==> flow/design.v <==
`timescale 1ns / 1ps
module gauss1d #(
    parameter DATA_WIDTH = 14
)(
    input wire clk,
    input wire rst_n,
    input wire in_window_valid,
    input wire [DATA_WIDTH*5-1:0] in_window_value,
    output reg [4+DATA_WIDTH-1:0] out_event_value,
    output reg out_event_valid
    );
always @(posedge clk or negedge rst_n) begin
    if(~rst_n) begin
        out_event_value <= 0;
        out_event_valid <= 0;
    end
    else begin
        if(in_window_valid == 1) begin
            out_event_value <= in_window_value[DATA_WIDTH*0+DATA_WIDTH-1:DATA_WIDTH*0] + 4*in_window_value[DATA_WIDTH*1+DATA_WIDTH-1:DATA_WIDTH*1] + 6*in_window_value[DATA_WIDTH*2+DATA_WIDTH-1:DATA_WIDTH*2] + 4*in_window_value[DATA_WIDTH*3+DATA_WIDTH-1:DATA_WIDTH*3] + in_window_value[DATA_WIDTH*4+DATA_WIDTH-1:DATA_WIDTH*4];
            out_event_valid <= 1;
        end
        else begin
            out_event_value <= 0;
            out_event_valid <= 0;
        end
    end
end
endmodule
`timescale 1ns / 1ps
module gauss5 #(
    parameter DATA_WIDTH = 14
)(
    input wire clk,
    input wire rst_n,
    input wire [DATA_WIDTH*5*5-1:0] in_window_value,
    input wire in_window_valid,
    input wire [15:0] in_window_addr,
    input wire ready_for_new_event,      
    output reg [8+DATA_WIDTH-1:0] out_event_value,
    output reg out_event_valid,
    output reg [15:0] out_event_addr,
    output wire window_req               
    );
assign window_req = ready_for_new_event;
wire out_event_valid_0;
wire [DATA_WIDTH+4-1:0] out_event_value_0;
gauss1d #(
    .DATA_WIDTH(DATA_WIDTH)
) gauss1d_inst_0 (
    .clk(clk),
    .rst_n(rst_n),
    .in_window_valid(in_window_valid),
    .in_window_value(in_window_value[DATA_WIDTH*5*1-1:DATA_WIDTH*5*0]),
    .out_event_value(out_event_value_0),
    .out_event_valid(out_event_valid_0)
    );
wire out_event_valid_1;
wire [DATA_WIDTH+4-1:0] out_event_value_1;
gauss1d #(
    .DATA_WIDTH(DATA_WIDTH)
) gauss1d_inst_1 (
    .clk(clk),
    .rst_n(rst_n),
    .in_window_valid(in_window_valid),
    .in_window_value(in_window_value[DATA_WIDTH*5*2-1:DATA_WIDTH*5*1]),
    .out_event_value(out_event_value_1),
    .out_event_valid(out_event_valid_1)
    );
wire out_event_valid_2;
wire [DATA_WIDTH+4-1:0] out_event_value_2;
gauss1d #(
    .DATA_WIDTH(DATA_WIDTH)
) gauss1d_inst_2 (
    .clk(clk),
    .rst_n(rst_n),
    .in_window_valid(in_window_valid),
    .in_window_value(in_window_value[DATA_WIDTH*5*3-1:DATA_WIDTH*5*2]),
    .out_event_value(out_event_value_2),
    .out_event_valid(out_event_valid_2)
    );
wire out_event_valid_3;
wire [DATA_WIDTH+4-1:0] out_event_value_3;
gauss1d #(
    .DATA_WIDTH(DATA_WIDTH)
) gauss1d_inst_3 (
    .clk(clk),
    .rst_n(rst_n),
    .in_window_valid(in_window_valid),
    .in_window_value(in_window_value[DATA_WIDTH*5*4-1:DATA_WIDTH*5*3]),
    .out_event_value(out_event_value_3),
    .out_event_valid(out_event_valid_3)
    );
wire out_event_valid_4;
wire [DATA_WIDTH+4-1:0] out_event_value_4;
gauss1d #(
    .DATA_WIDTH(DATA_WIDTH)
) gauss1d_inst_4 (
    .clk(clk),
    .rst_n(rst_n),
    .in_window_valid(in_window_valid),
    .in_window_value(in_window_value[DATA_WIDTH*5*5-1:DATA_WIDTH*5*4]),
    .out_event_value(out_event_value_4),
    .out_event_valid(out_event_valid_4)
    );
always @(posedge clk or negedge rst_n) begin
    if(~rst_n) begin
        out_event_value <= 0;
        out_event_valid <= 0;
        out_event_addr <= 0;
    end
    else begin
        if(out_event_valid_0 == 1 && out_event_valid_1 == 1 && out_event_valid_2 == 1 && out_event_valid_3 == 1 && out_event_valid_4 == 1) begin
            out_event_value <= out_event_value_0 + 4*out_event_value_1 + 6*out_event_value_2 + 4*out_event_value_3 + out_event_value_4;
            out_event_valid <= 1;
            out_event_addr <= in_window_addr;
        end
        else begin
            out_event_value <= 0;
            out_event_valid <= 0;
            out_event_addr <= 0;
        end
    end
end
endmodule
`timescale 1ns / 1ps
module harrisres #(
    parameter DATA_WIDTH = 23
)(
    input wire clk,
    input wire rst_n,
    input wire [DATA_WIDTH-2:0] in_event_value_xx,
    input wire [DATA_WIDTH-1:0] in_event_value_xy,
    input wire [DATA_WIDTH-2:0] in_event_value_yy,
    input wire in_event_valid_xx,
    input wire in_event_valid_xy,
    input wire in_event_valid_yy,
    input wire [15:0] in_event_addr_xx,
    input wire [15:0] in_event_addr_xy,
    input wire [15:0] in_event_addr_yy,
    input wire ready_for_new_event,      
    output reg [DATA_WIDTH+22:0] out_event_value,
    output reg out_event_valid,
    output reg [15:0] out_event_addr,
    output wire event_req                
    );
assign event_req = ready_for_new_event;
always @(posedge clk or negedge rst_n) begin
    if(~rst_n) begin
        out_event_value <= 0;
        out_event_valid <= 0;
        out_event_addr <= 0;
    end
    else begin
        if(in_event_valid_xx == 1 && in_event_valid_xy == 1 && in_event_valid_yy == 1 && in_event_addr_xx == in_event_addr_xy && in_event_addr_xx == in_event_addr_yy) begin
            out_event_value <= 25 * in_event_value_xx * in_event_value_yy - 25 * in_event_value_xy * in_event_value_xy - (in_event_value_xx + in_event_value_yy) * (in_event_value_xx + in_event_value_yy);
            out_event_valid <= 1;
            out_event_addr <= in_event_addr_xx;
        end
        else begin
            out_event_value <= 0;
            out_event_valid <= 0;
            out_event_addr <= 0;
        end
    end
end
endmodule
`timescale 1ns / 1ps
module harris_response (
    input  wire         clk,
    input  wire         rst_n,
    input  wire [349:0] in_window_value_xx,
    input  wire [374:0] in_window_value_xy,
    input  wire [349:0] in_window_value_yy,
    input  wire         in_window_valid,
    input  wire [15:0]  in_window_addr,
    input  wire         ready_for_new_event,
    output wire [45:0]  out_event_value,
    output wire         out_event_valid,
    output wire [15:0]  out_event_addr,
    output wire         window_req
    );
wire [15:0] addr_xx, addr_xy, addr_yy;
wire [21:0] value_xx, value_yy;
wire [22:0] value_xy;
wire valid_xx, valid_xy, valid_yy;
wire req_xx, req_xy, req_yy;
wire event_req;
assign window_req = req_xx & req_xy & req_yy;
gauss5 #(.DATA_WIDTH(14)) gauss5_inst_xx (
    .clk(clk), .rst_n(rst_n),
    .in_window_value(in_window_value_xx), .in_window_valid(in_window_valid),
    .in_window_addr(in_window_addr), .ready_for_new_event(event_req),
    .out_event_valid(valid_xx), .out_event_addr(addr_xx),
    .out_event_value(value_xx), .window_req(req_xx));
gauss5 #(.DATA_WIDTH(15)) gauss5_inst_xy (
    .clk(clk), .rst_n(rst_n),
    .in_window_value(in_window_value_xy), .in_window_valid(in_window_valid),
    .in_window_addr(in_window_addr), .ready_for_new_event(event_req),
    .out_event_valid(valid_xy), .out_event_addr(addr_xy),
    .out_event_value(value_xy), .window_req(req_xy));
gauss5 #(.DATA_WIDTH(14)) gauss5_inst_yy (
    .clk(clk), .rst_n(rst_n),
    .in_window_value(in_window_value_yy), .in_window_valid(in_window_valid),
    .in_window_addr(in_window_addr), .ready_for_new_event(event_req),
    .out_event_valid(valid_yy), .out_event_addr(addr_yy),
    .out_event_value(value_yy), .window_req(req_yy));
harrisres #(.DATA_WIDTH(23)) harrisres_inst (
    .clk(clk), .rst_n(rst_n),
    .in_event_value_xx(value_xx), .in_event_value_yy(value_yy),
    .in_event_value_xy(value_xy),
    .in_event_valid_xx(valid_xx), .in_event_valid_yy(valid_yy),
    .in_event_valid_xy(valid_xy),
    .in_event_addr_xx(addr_xx), .in_event_addr_yy(addr_yy),
    .in_event_addr_xy(addr_xy),
    .ready_for_new_event(ready_for_new_event),
    .out_event_valid(out_event_valid), .out_event_addr(out_event_addr),
    .out_event_value(out_event_value), .event_req(event_req));
endmodule
Wiki page: harris_response / tool data

* Reports on harris_response
Module harris_response before and after one edit of its RTL, step after step.
"before" refers to lines of the RTL above, "after" to lines of the edited file.
"difference": "after" minus "before" as printed here. "rel. change": 100 x difference / "before".
Operators carry their Yosys type and port widths (W data, S select, Z words).
Library cell names are shortened.
A cell with -- has no value.
- Top module :: harris_response
- Clock port :: clk
- Library :: sky130hd
- Timing corner :: tt_025C_1v80

* Diff
Unified diff, file above to edited file.
The edited RTL no longer does the same as the RTL above: the edit was made by script, with no optimisation intended.
#+begin_src diff
@@ -205,5 +205,5 @@
     .out_event_valid(valid_yy), .out_event_addr(addr_yy),
     .out_event_value(value_yy), .window_req(req_yy));
-harrisres #(.DATA_WIDTH(23)) harrisres_inst (
+harrisres #(.DATA_WIDTH(18)) harrisres_inst (
     .clk(clk), .rst_n(rst_n),
     .in_event_value_xx(value_xx), .in_event_value_yy(value_yy),
#+end_src

* Elaborated design
Yosys after proc, flatten, opt, wreduce and memory -nomap, before mapping. Enables and synchronous resets that opt folds into registers are not counted as muxes. Memory bits, and registers merged into a memory's read port (data or address), are not among the register bits. Print and check cells are not counted. Equal cells are merged and count once.
** Storage and ports
- flip-flop bits (word level) :: before 423, after 379, difference -44, rel. change -10.40%
- bits in latches :: before 0, after 0, difference 0
- memory bits (writable) :: before 0, after 0, difference 0
- memory bits (read-only) :: before 0, after 0, difference 0
- clocked read ports x word width :: before 0, after 0, difference 0
- memories :: before 0, after 0, difference 0
- input port bits :: before 1095, after 1095, difference 0, rel. change 0.00%
- output and inout bits :: before 64, after 64, difference 0, rel. change 0.00%
- elaborated cells :: before 146, after 146, difference 0, rel. change 0.00%
** Operators by class
- add/sub/neg operators :: before 75, after 75, difference 0, rel. change 0.00%
- multipliers :: before 23, after 23, difference 0, rel. change 0.00%
- divide/modulo/power cells :: before 0, after 0, difference 0
- order comparisons :: before 0, after 0, difference 0
- eq/ne operators :: before 0, after 0, difference 0
- shift-type cells :: before 0, after 0, difference 0
- mux-type cells :: before 24, after 24, difference 0, rel. change 0.00%
- bitwise gates (word level) :: before 0, after 0, difference 0
- reductions and logical operators :: before 0, after 0, difference 0
** Operators with widths
- $add A17 B17 Y17 :: before 0, after 12, difference +12
- $add A18 B14 Y18 :: before 10, after 2, difference -8, rel. change -80.00%
- $add A18 B16 Y18 :: before 10, after 2, difference -8, rel. change -80.00%
- $add A15 B15 Y15 :: before 0, after 8, difference +8
- $add A17 B17 Y18 :: before 10, after 3, difference -7, rel. change -70.00%
- $add A18 B18 Y18 :: before 0, after 6, difference +6
- $mux W17 :: before 0, after 6, difference +6
- $mux W18 :: before 10, after 5, difference -5, rel. change -50.00%
- $add A14 B16 Y17 :: before 10, after 6, difference -4, rel. change -40.00%
- $mul A2 B14 Y16 const A :: before 10, after 6, difference -4, rel. change -40.00%
- $add A18 B18 Y19 :: before 5, after 1, difference -4, rel. change -80.00%
- $add A19 B15 Y19 :: before 5, after 1, difference -4, rel. change -80.00%
- $add A19 B17 Y19 :: before 5, after 1, difference -4, rel. change -80.00%
- $mux W19 :: before 5, after 1, difference -4, rel. change -80.00%
- $add A14 B15 Y15 :: before 0, after 4, difference +4
- $add A15 B14 Y15 :: before 0, after 4, difference +4
- $add A16 B16 Y16 :: before 0, after 4, difference +4
- $add A17 B14 Y17 :: before 0, after 4, difference +4
- $add A17 B16 Y17 :: before 0, after 4, difference +4
- $mul A2 B14 Y14 const A :: before 0, after 4, difference +4
- $mux W15 :: before 0, after 4, difference +4
- $add A15 B17 Y18 :: before 5, after 3, difference -2, rel. change -40.00%
- $mul A2 B15 Y17 const A :: before 5, after 3, difference -2, rel. change -40.00%
- $add A18 B20 Y21 :: before 2, after 0, difference -2, rel. change -100.00%
- $add A22 B18 Y22 :: before 2, after 0, difference -2, rel. change -100.00%
- $add A22 B20 Y22 :: before 2, after 0, difference -2, rel. change -100.00%
- $add A22 B22 Y22 :: before 2, after 0, difference -2, rel. change -100.00%
- $mul A2 B18 Y20 const A :: before 2, after 0, difference -2, rel. change -100.00%
Operator kinds equal on both sides are left out: 1.
The list need not be complete.

* Depth
Depth = most cells in a row (Yosys ltp): at word level without a register or memory, in the mapped netlist without a sequential cell, where the memories' decode and read muxes count.
** Logic depth
- depth in word-level cells :: before 5, after 5, difference 0, rel. change 0.00%
- ABC_AREA :: before 0, after 0
- mapped depth :: before 46, after 51, difference +5, rel. change +10.87%
- gate-level depth less buffers :: before 45, after 49, difference +4, rel. change +8.89%

* Netlist
Source: synth_stat.txt of the flow (Yosys; design flattened, memories mapped). It holds for the ABC_AREA given above (unset counts as 0); a run with the other value may have another netlist.
** Cells by type
- inv_1 :: before 3224, after 2418, difference -806, rel. change -25.00%
- fa_1 :: before 2413, after 1765, difference -648, rel. change -26.85%
- nand2_1 :: before 1014, after 604, difference -410, rel. change -40.43%
- ha_1 :: before 1311, after 1010, difference -301, rel. change -22.96%
- and2_1 :: before 732, after 448, difference -284, rel. change -38.80%
- nor2_1 :: before 378, after 534, difference +156, rel. change +41.27%
- a21oi_1 :: before 497, after 354, difference -143, rel. change -28.77%
- o21bai_1 :: before 255, after 132, difference -123, rel. change -48.24%
- xor2_1 :: before 115, after 228, difference +113, rel. change +98.26%
- clkbuf_1 :: before 304, after 201, difference -103, rel. change -33.88%
- xnor2_1 :: before 454, after 360, difference -94, rel. change -20.70%
- nand3_1 :: before 71, after 141, difference +70, rel. change +98.59%
- nor3_1 :: before 70, after 140, difference +70, rel. change +100.00%
- o21ai_1 :: before 0, after 51, difference +51
- dfrtp_1 :: before 423, after 373, difference -50, rel. change -11.82%
- o21ai_0 :: before 138, after 105, difference -33, rel. change -23.91%
- a21o_1 :: before 174, after 143, difference -31, rel. change -17.82%
- a2111o_1 :: before 29, after 1, difference -28, rel. change -96.55%
Cell types equal on both sides are left out: 5.
The list need not be complete.
** Synthesis totals
- mapped cells :: before 12164, after 9719, difference -2445, rel. change -20.10%
- cell area after synthesis (µm²) :: before 114956.5, after 90702.0, difference -24254.5, rel. change -21.10%
- sequential part of the area (µm²) :: before 10585.2, after 9334.0, difference -1251.2, rel. change -11.82%
- flip-flop cells :: before 423, after 373, difference -50, rel. change -11.82%
- buffer cells :: before 310, after 219, difference -91, rel. change -29.35%
The figures by module come from a second, unflattened synthesis with its own total; it is not the netlist above.
** Unflattened totals
- cells (unflattened synthesis) :: before 13234, after 11089, difference -2145, rel. change -16.21%
- area (unflattened synthesis) (µm²) :: before 121728.0, after 101602.4, difference -20125.6, rel. change -16.53%
Each row is one instance without its submodules.
** Modules, before
- harrisres (DATA_WIDTH=23) :: times used 1, cells 6770, area 62023.2 µm², sequential area 1576.5 µm²
- gauss1d (DATA_WIDTH=14) :: times used 10, cells 331, area 3014.1 µm², sequential area 475.5 µm²
- gauss1d (DATA_WIDTH=15) :: times used 5, cells 354, area 3263.1 µm², sequential area 500.5 µm²
- gauss5 (DATA_WIDTH=14) :: times used 2, cells 441, area 4254.1 µm², sequential area 975.9 µm²
- gauss5 (DATA_WIDTH=15) :: times used 1, cells 501, area 4733.3 µm², sequential area 1001.0 µm²
- harris_response :: times used 1, cells 1, area 6.3 µm², sequential area 0.0 µm²
** Modules, after
- harrisres (DATA_WIDTH=18) :: times used 1, cells 4729, area 42281.8 µm², sequential area 1451.4 µm²
- gauss1d (DATA_WIDTH=14) :: times used 10, cells 320, area 2971.6 µm², sequential area 475.5 µm²
- gauss1d (DATA_WIDTH=15) :: times used 5, cells 354, area 3263.1 µm², sequential area 500.5 µm²
- gauss5 (DATA_WIDTH=14) :: times used 2, cells 441, area 4254.1 µm², sequential area 975.9 µm²
- gauss5 (DATA_WIDTH=15) :: times used 1, cells 501, area 4733.3 µm², sequential area 1001.0 µm²
- harris_response :: times used 1, cells 7, area 47.5 µm², sequential area 0.0 µm²

* Path before layout
Source: OpenSTA report_checks on the synthesized netlist (no wires, ideal clock, input and output delay 20% of the period each), path of least setup slack; recovery checks are left aside. Register names are those of the netlist, which keeps one name where synthesis merged equal registers.
** Path post-synthesis
- path type :: before register to register, after register to register
- from :: before register gauss5_inst_xy.out_event_value[1], after register gauss5_inst_xx.out_event_value[2]
- to :: before register harrisres_inst.out_event_value[45], after register harrisres_inst.out_event_value[37]
- clock period (ns) :: before 13.0, after 13.0, difference 0.0, rel. change 0.00%
- setup time (ns) :: before 0.119, after 0.124, difference +0.005
- time at the first pin (ns) :: before 0.000, after 0.000, difference 0.000
- arrival (ns) :: before 11.711, after 12.142, difference +0.431, rel. change +3.68%
- required time (ns) :: before 12.881, after 12.876, difference -0.005, rel. change -0.04%
- setup slack (ns) :: before 1.170, after 0.734, difference -0.436
- delay of the path (ns) :: before 11.830, after 12.266, difference +0.436, rel. change +3.69%
- driving pins on the path :: before 44, after 48, difference +4, rel. change +9.09%
- buffers on the path :: before 3, after 1, difference -2, rel. change -66.67%
- synthesis period reached (ns) :: before 11.83, after 12.266, difference +0.436, rel. change +3.69%
"delay of the path" = arrival - input delay + setup time.
"driving pins on the path": output pins that drive a net of the path, with the launching flip-flop's if there is one; two outputs of one cell count as two.
"synthesis period reached" = period - worst setup slack (recovery checks aside). The figure is calculated, with input and output delays left at 20% of the set period.
The rows between start and end are the longest chain of elaborated cells between them; the timing report does not say that the signal goes this way. Where chains are equally long, one stands for them.
A line is the first line of the expression or statement that the cell stems from. Yosys adds cells for indexed reads and writes and turns some case tables into memories.
At most two assigning lines are given for a register; there are more.
Between the ends, post-synthesis, before:
- Cell sequence :: dfrtp_1 > clkbuf_1 > clkinv_1 > clkbuf_1 > ha_1 > ha_1 > ha_1 > fa_1 > a21o_1 > a31oi_1 > o31ai_1 > a21oi_1 > a21oi_1 > a21o_1 > a21oi_1 > xnor2_1 > clkbuf_1 > and2_1 > [8 not listed] > fa_1 > inv_1 > fa_1 > fa_1 > fa_1 > fa_1 > fa_1 > ha_1 > nand4_1 > or2_2 > o311a_1 > a211oi_1 > o211ai_1 > nand2_1 > a211oi_1 > xnor3_1 > xnor3_1 > and2_1
- Cells in the longest elaborated chain :: 5
- Elaborated cells between the ends (all ways) :: 5
- RTL lines with such cells :: 2
- Those cells by class :: 2 x add/sub; 2 x mul; 1 x mux
** Ends and longest elaborated chain, post-synthesis, before
- start, declared :: line 39 : output reg [8+DATA_WIDTH-1:0] out_event_value,
- start, assigned :: line 107 : out_event_value <= 0;
- start, assigned :: line 113 : out_event_value <= out_event_value_0 + 4*out_event_value_1 + 6*out_event_value_2 + 4*out_event_value_3 + out_e ...
- $mul A5 B23 Y28 :: line 155 : out_event_value <= 25 * in_event_value_xx * in_event_value_yy - 25 * in_event_value_xy * in_event_value_xy - ( ...
- $mul A46 B23 Y46 :: line 155
- $sub A46 B46 Y46 (2 in a row) :: line 155
- $mux W46 :: line 154 : if(in_event_valid_xx == 1 && in_event_valid_xy == 1 && in_event_valid_yy == 1 && in_event_addr_xx == in_event_ ...
- end, assigned :: line 149 : out_event_value <= 0;
- end, assigned :: line 155
- end, declared :: line 141 : output reg [DATA_WIDTH+22:0] out_event_value,
Between the ends, post-synthesis, after:
- Cell sequence :: dfrtp_1 > ha_1 > ha_1 > fa_1 > ha_1 > nor2b_1 > o21ai_0 > a21boi_0 > o21ai_1 > a211o_1 > a31oi_1 > o311ai_1 > clkbuf_1 > nand2_1 > fa_1 > fa_1 > fa_1 > inv_1 > [12 not listed] > a211o_1 > xnor2_1 > inv_1 > ha_1 > fa_1 > fa_1 > fa_1 > inv_1 > ha_1 > a21o_1 > a21o_1 > a21o_1 > a21o_1 > a221oi_1 > o2111ai_1 > nand2_1 > nor4_1 > a211o_1
- Cells in the longest elaborated chain :: 5
- Elaborated cells between the ends (all ways) :: 7
- RTL lines with such cells :: 2
- Those cells by class :: 3 x add/sub; 3 x mul; 1 x mux
** Ends and longest elaborated chain, post-synthesis, after
- start, declared :: line 39 : output reg [8+DATA_WIDTH-1:0] out_event_value,
- start, assigned :: line 107 : out_event_value <= 0;
- start, assigned :: line 113 : out_event_value <= out_event_value_0 + 4*out_event_value_1 + 6*out_event_value_2 + 4*out_event_value_3 + out_e ...
- $mul A5 B17 Y22 :: line 155 : out_event_value <= 25 * in_event_value_xx * in_event_value_yy - 25 * in_event_value_xy * in_event_value_xy - ( ...
- $mul A22 B17 Y39 :: line 155
- $sub A41 B41 Y41 (2 in a row) :: line 155
- $mux W41 :: line 154 : if(in_event_valid_xx == 1 && in_event_valid_xy == 1 && in_event_valid_yy == 1 && in_event_addr_xx == in_event_ ...
- end, assigned :: line 149 : out_event_value <= 0;
- end, assigned :: line 155
- end, declared :: line 141 : output reg [DATA_WIDTH+22:0] out_event_value,

* Worst path after layout
Path of least setup slack in the final report of the runs of pair A (OpenROAD, finished layout, wires in). Where an end is a register, its clock arrival counts in the times.
** Path after layout
- path type :: before register to register, after register to register
- from :: before register gauss5_inst_xy.out_event_value[7], after register gauss5_inst_xx.out_event_value[1]
- to :: before register harrisres_inst.out_event_value[45], after register harrisres_inst.out_event_value[37]
- clock period (ns) :: before 13.0, after 13.0, difference 0.0, rel. change 0.00%
- setup time (ns) :: before 0.11, after 0.11, difference 0.00
- time at the first pin (ns) :: before 0.71, after 0.68, difference -0.03, rel. change -4.23%
- arrival (ns) :: before 13.07, after 13.11, difference +0.04, rel. change +0.31%
- required time (ns) :: before 13.60, after 13.53, difference -0.07, rel. change -0.51%
- setup slack (ns) :: before 0.53, after 0.42, difference -0.11
- driving pins on the path :: before 43, after 52, difference +9, rel. change +20.93%
- buffers on the path :: before 4, after 3, difference -1, rel. change -25.00%
The rows between start and end are the longest chain of elaborated cells between them; the timing report does not say that the signal goes this way. Where chains are equally long, one stands for them.
At most two assigning lines are given for a register; there are more.
Between the ends, after layout, before:
- Cell sequence :: dfrtp_1 > buf_4 > ha_1 > ha_1 > inv_1 > fa_1 > inv_1 > ha_1 > o21a_1 > o21ai_0 > o31ai_1 > a21oi_1 > buf_4 > nor2b_1 > xnor2_1 > buf_4 > and2_1 > fa_1 > [7 not listed] > fa_1 > fa_1 > fa_1 > fa_1 > fa_1 > ha_1 > nand3_1 > nor2_1 > a311oi_1 > o311a_1 > a211oi_1 > buf_4 > o211ai_1 > nand2_1 > a211oi_1 > xnor3_1 > xnor3_1 > and2_1
- Cells in the longest elaborated chain :: 5
- Elaborated cells between the ends (all ways) :: 5
- RTL lines with such cells :: 2
- Those cells by class :: 2 x add/sub; 2 x mul; 1 x mux
** Ends and longest elaborated chain, after layout, before
- start, declared :: line 39 : output reg [8+DATA_WIDTH-1:0] out_event_value,
- start, assigned :: line 107 : out_event_value <= 0;
- start, assigned :: line 113 : out_event_value <= out_event_value_0 + 4*out_event_value_1 + 6*out_event_value_2 + 4*out_event_value_3 + out_e ...
- $mul A5 B23 Y28 :: line 155 : out_event_value <= 25 * in_event_value_xx * in_event_value_yy - 25 * in_event_value_xy * in_event_value_xy - ( ...
- $mul A46 B23 Y46 :: line 155
- $sub A46 B46 Y46 (2 in a row) :: line 155
- $mux W46 :: line 154 : if(in_event_valid_xx == 1 && in_event_valid_xy == 1 && in_event_valid_yy == 1 && in_event_addr_xx == in_event_ ...
- end, assigned :: line 149 : out_event_value <= 0;
- end, assigned :: line 155
- end, declared :: line 141 : output reg [DATA_WIDTH+22:0] out_event_value,
Between the ends, after layout, after:
- Cell sequence :: dfrtp_1 > ha_1 > ha_1 > ha_1 > inv_1 > fa_1 > nor2b_1 > o21ai_2 > a21boi_2 > o21ai_2 > a211o_1 > a31oi_2 > buf_6 > xnor2_4 > and2_1 > fa_1 > inv_1 > fa_1 > [16 not listed] > xnor2_2 > inv_1 > ha_1 > fa_1 > fa_1 > fa_1 > inv_1 > ha_1 > a21o_1 > a21o_1 > a21o_1 > a21o_1 > a221oi_2 > buf_4 > o2111ai_1 > nand2_2 > nor4_1 > a211o_1
- Cells in the longest elaborated chain :: 5
- Elaborated cells between the ends (all ways) :: 7
- RTL lines with such cells :: 2
- Those cells by class :: 3 x add/sub; 3 x mul; 1 x mux
** Ends and longest elaborated chain, after layout, after
- start, declared :: line 39 : output reg [8+DATA_WIDTH-1:0] out_event_value,
- start, assigned :: line 107 : out_event_value <= 0;
- start, assigned :: line 113 : out_event_value <= out_event_value_0 + 4*out_event_value_1 + 6*out_event_value_2 + 4*out_event_value_3 + out_e ...
- $mul A5 B17 Y22 :: line 155 : out_event_value <= 25 * in_event_value_xx * in_event_value_yy - 25 * in_event_value_xy * in_event_value_xy - ( ...
- $mul A22 B17 Y39 :: line 155
- $sub A41 B41 Y41 (2 in a row) :: line 155
- $mux W41 :: line 154 : if(in_event_valid_xx == 1 && in_event_valid_xy == 1 && in_event_valid_yy == 1 && in_event_addr_xx == in_event_ ...
- end, assigned :: line 149 : out_event_value <= 0;
- end, assigned :: line 155
- end, declared :: line 141 : output reg [DATA_WIDTH+22:0] out_event_value,

* Layout results
Runs of the flow (Yosys, OpenROAD) on both versions; the two runs of a pair have the same settings. The constraints put input and output delay at 20% of the set period each and load the outputs with 0.01 pF.
Flow settings, pair A:
- CORE_UTILIZATION :: 40
- PLACE_DENSITY :: 0.6
- period_ns :: 13.0
- CAP_MARGIN :: 20
- CORE_MARGIN :: 2
- SLEW_MARGIN :: 20
** Final reports, pair A
- post-synthesis cell area (µm²) :: before 114956.5, after 90702.0, difference -24254.5, rel. change -21.10%
- die size (µm²) :: before 291697.0, after 230578.0, difference -61119.0, rel. change -20.95%
- standard-cell area after layout (µm²) :: before 133933.0, after 109427.0, difference -24506.0, rel. change -18.30%
- utilization (%) :: before 46.9, after 48.6, difference +1.7
- setup slack of the critical path (ns) :: before 0.529, after 0.420, difference -0.109
- summed negative setup slack (ns) :: before 0.000, after 0.000, difference 0.000
- final worst hold slack (ns) :: before 0.470, after 0.461, difference -0.009
- achieved period (ns) :: before 12.471, after 12.580, difference +0.109, rel. change +0.87%
Flow settings, pair B:
- CELL_PAD_IN_SITES_DETAIL_PLACEMENT :: 1
- CELL_PAD_IN_SITES_GLOBAL_PLACEMENT :: 0
- CORE_UTILIZATION :: 22
- CTS_CLUSTER_DIAMETER :: 114
- MIN_ROUTING_LAYER :: met2
- PLACE_DENSITY_LB_ADDON :: 0.23
- TNS_END_PERCENT :: 95
- period_ns :: 18.5
- CAP_MARGIN :: 20
- CORE_MARGIN :: 2
- SLEW_MARGIN :: 20
** Final reports, pair B
- post-synthesis cell area (µm²) :: before 114956.5, after 90702.0, difference -24254.5, rel. change -21.10%
- die size (µm²) :: before 528325.0, after 417432.0, difference -110893.0, rel. change -20.99%
- standard-cell area after layout (µm²) :: before 138827.0, after 111695.0, difference -27132.0, rel. change -19.54%
- utilization (%) :: before 26.7, after 27.2, difference +0.5
- setup slack of the critical path (ns) :: before 4.184, after 3.066, difference -1.118
- summed negative setup slack (ns) :: before 0.000, after 0.000, difference 0.000
- final worst hold slack (ns) :: before 0.452, after 0.447, difference -0.005
- achieved period (ns) :: before 14.316, after 15.434, difference +1.118, rel. change +7.81%
"achieved period": clock period set for the run, less the worst setup slack. It is reckoned from that one timing run; input and output delays stay at 20% of the period that was set.
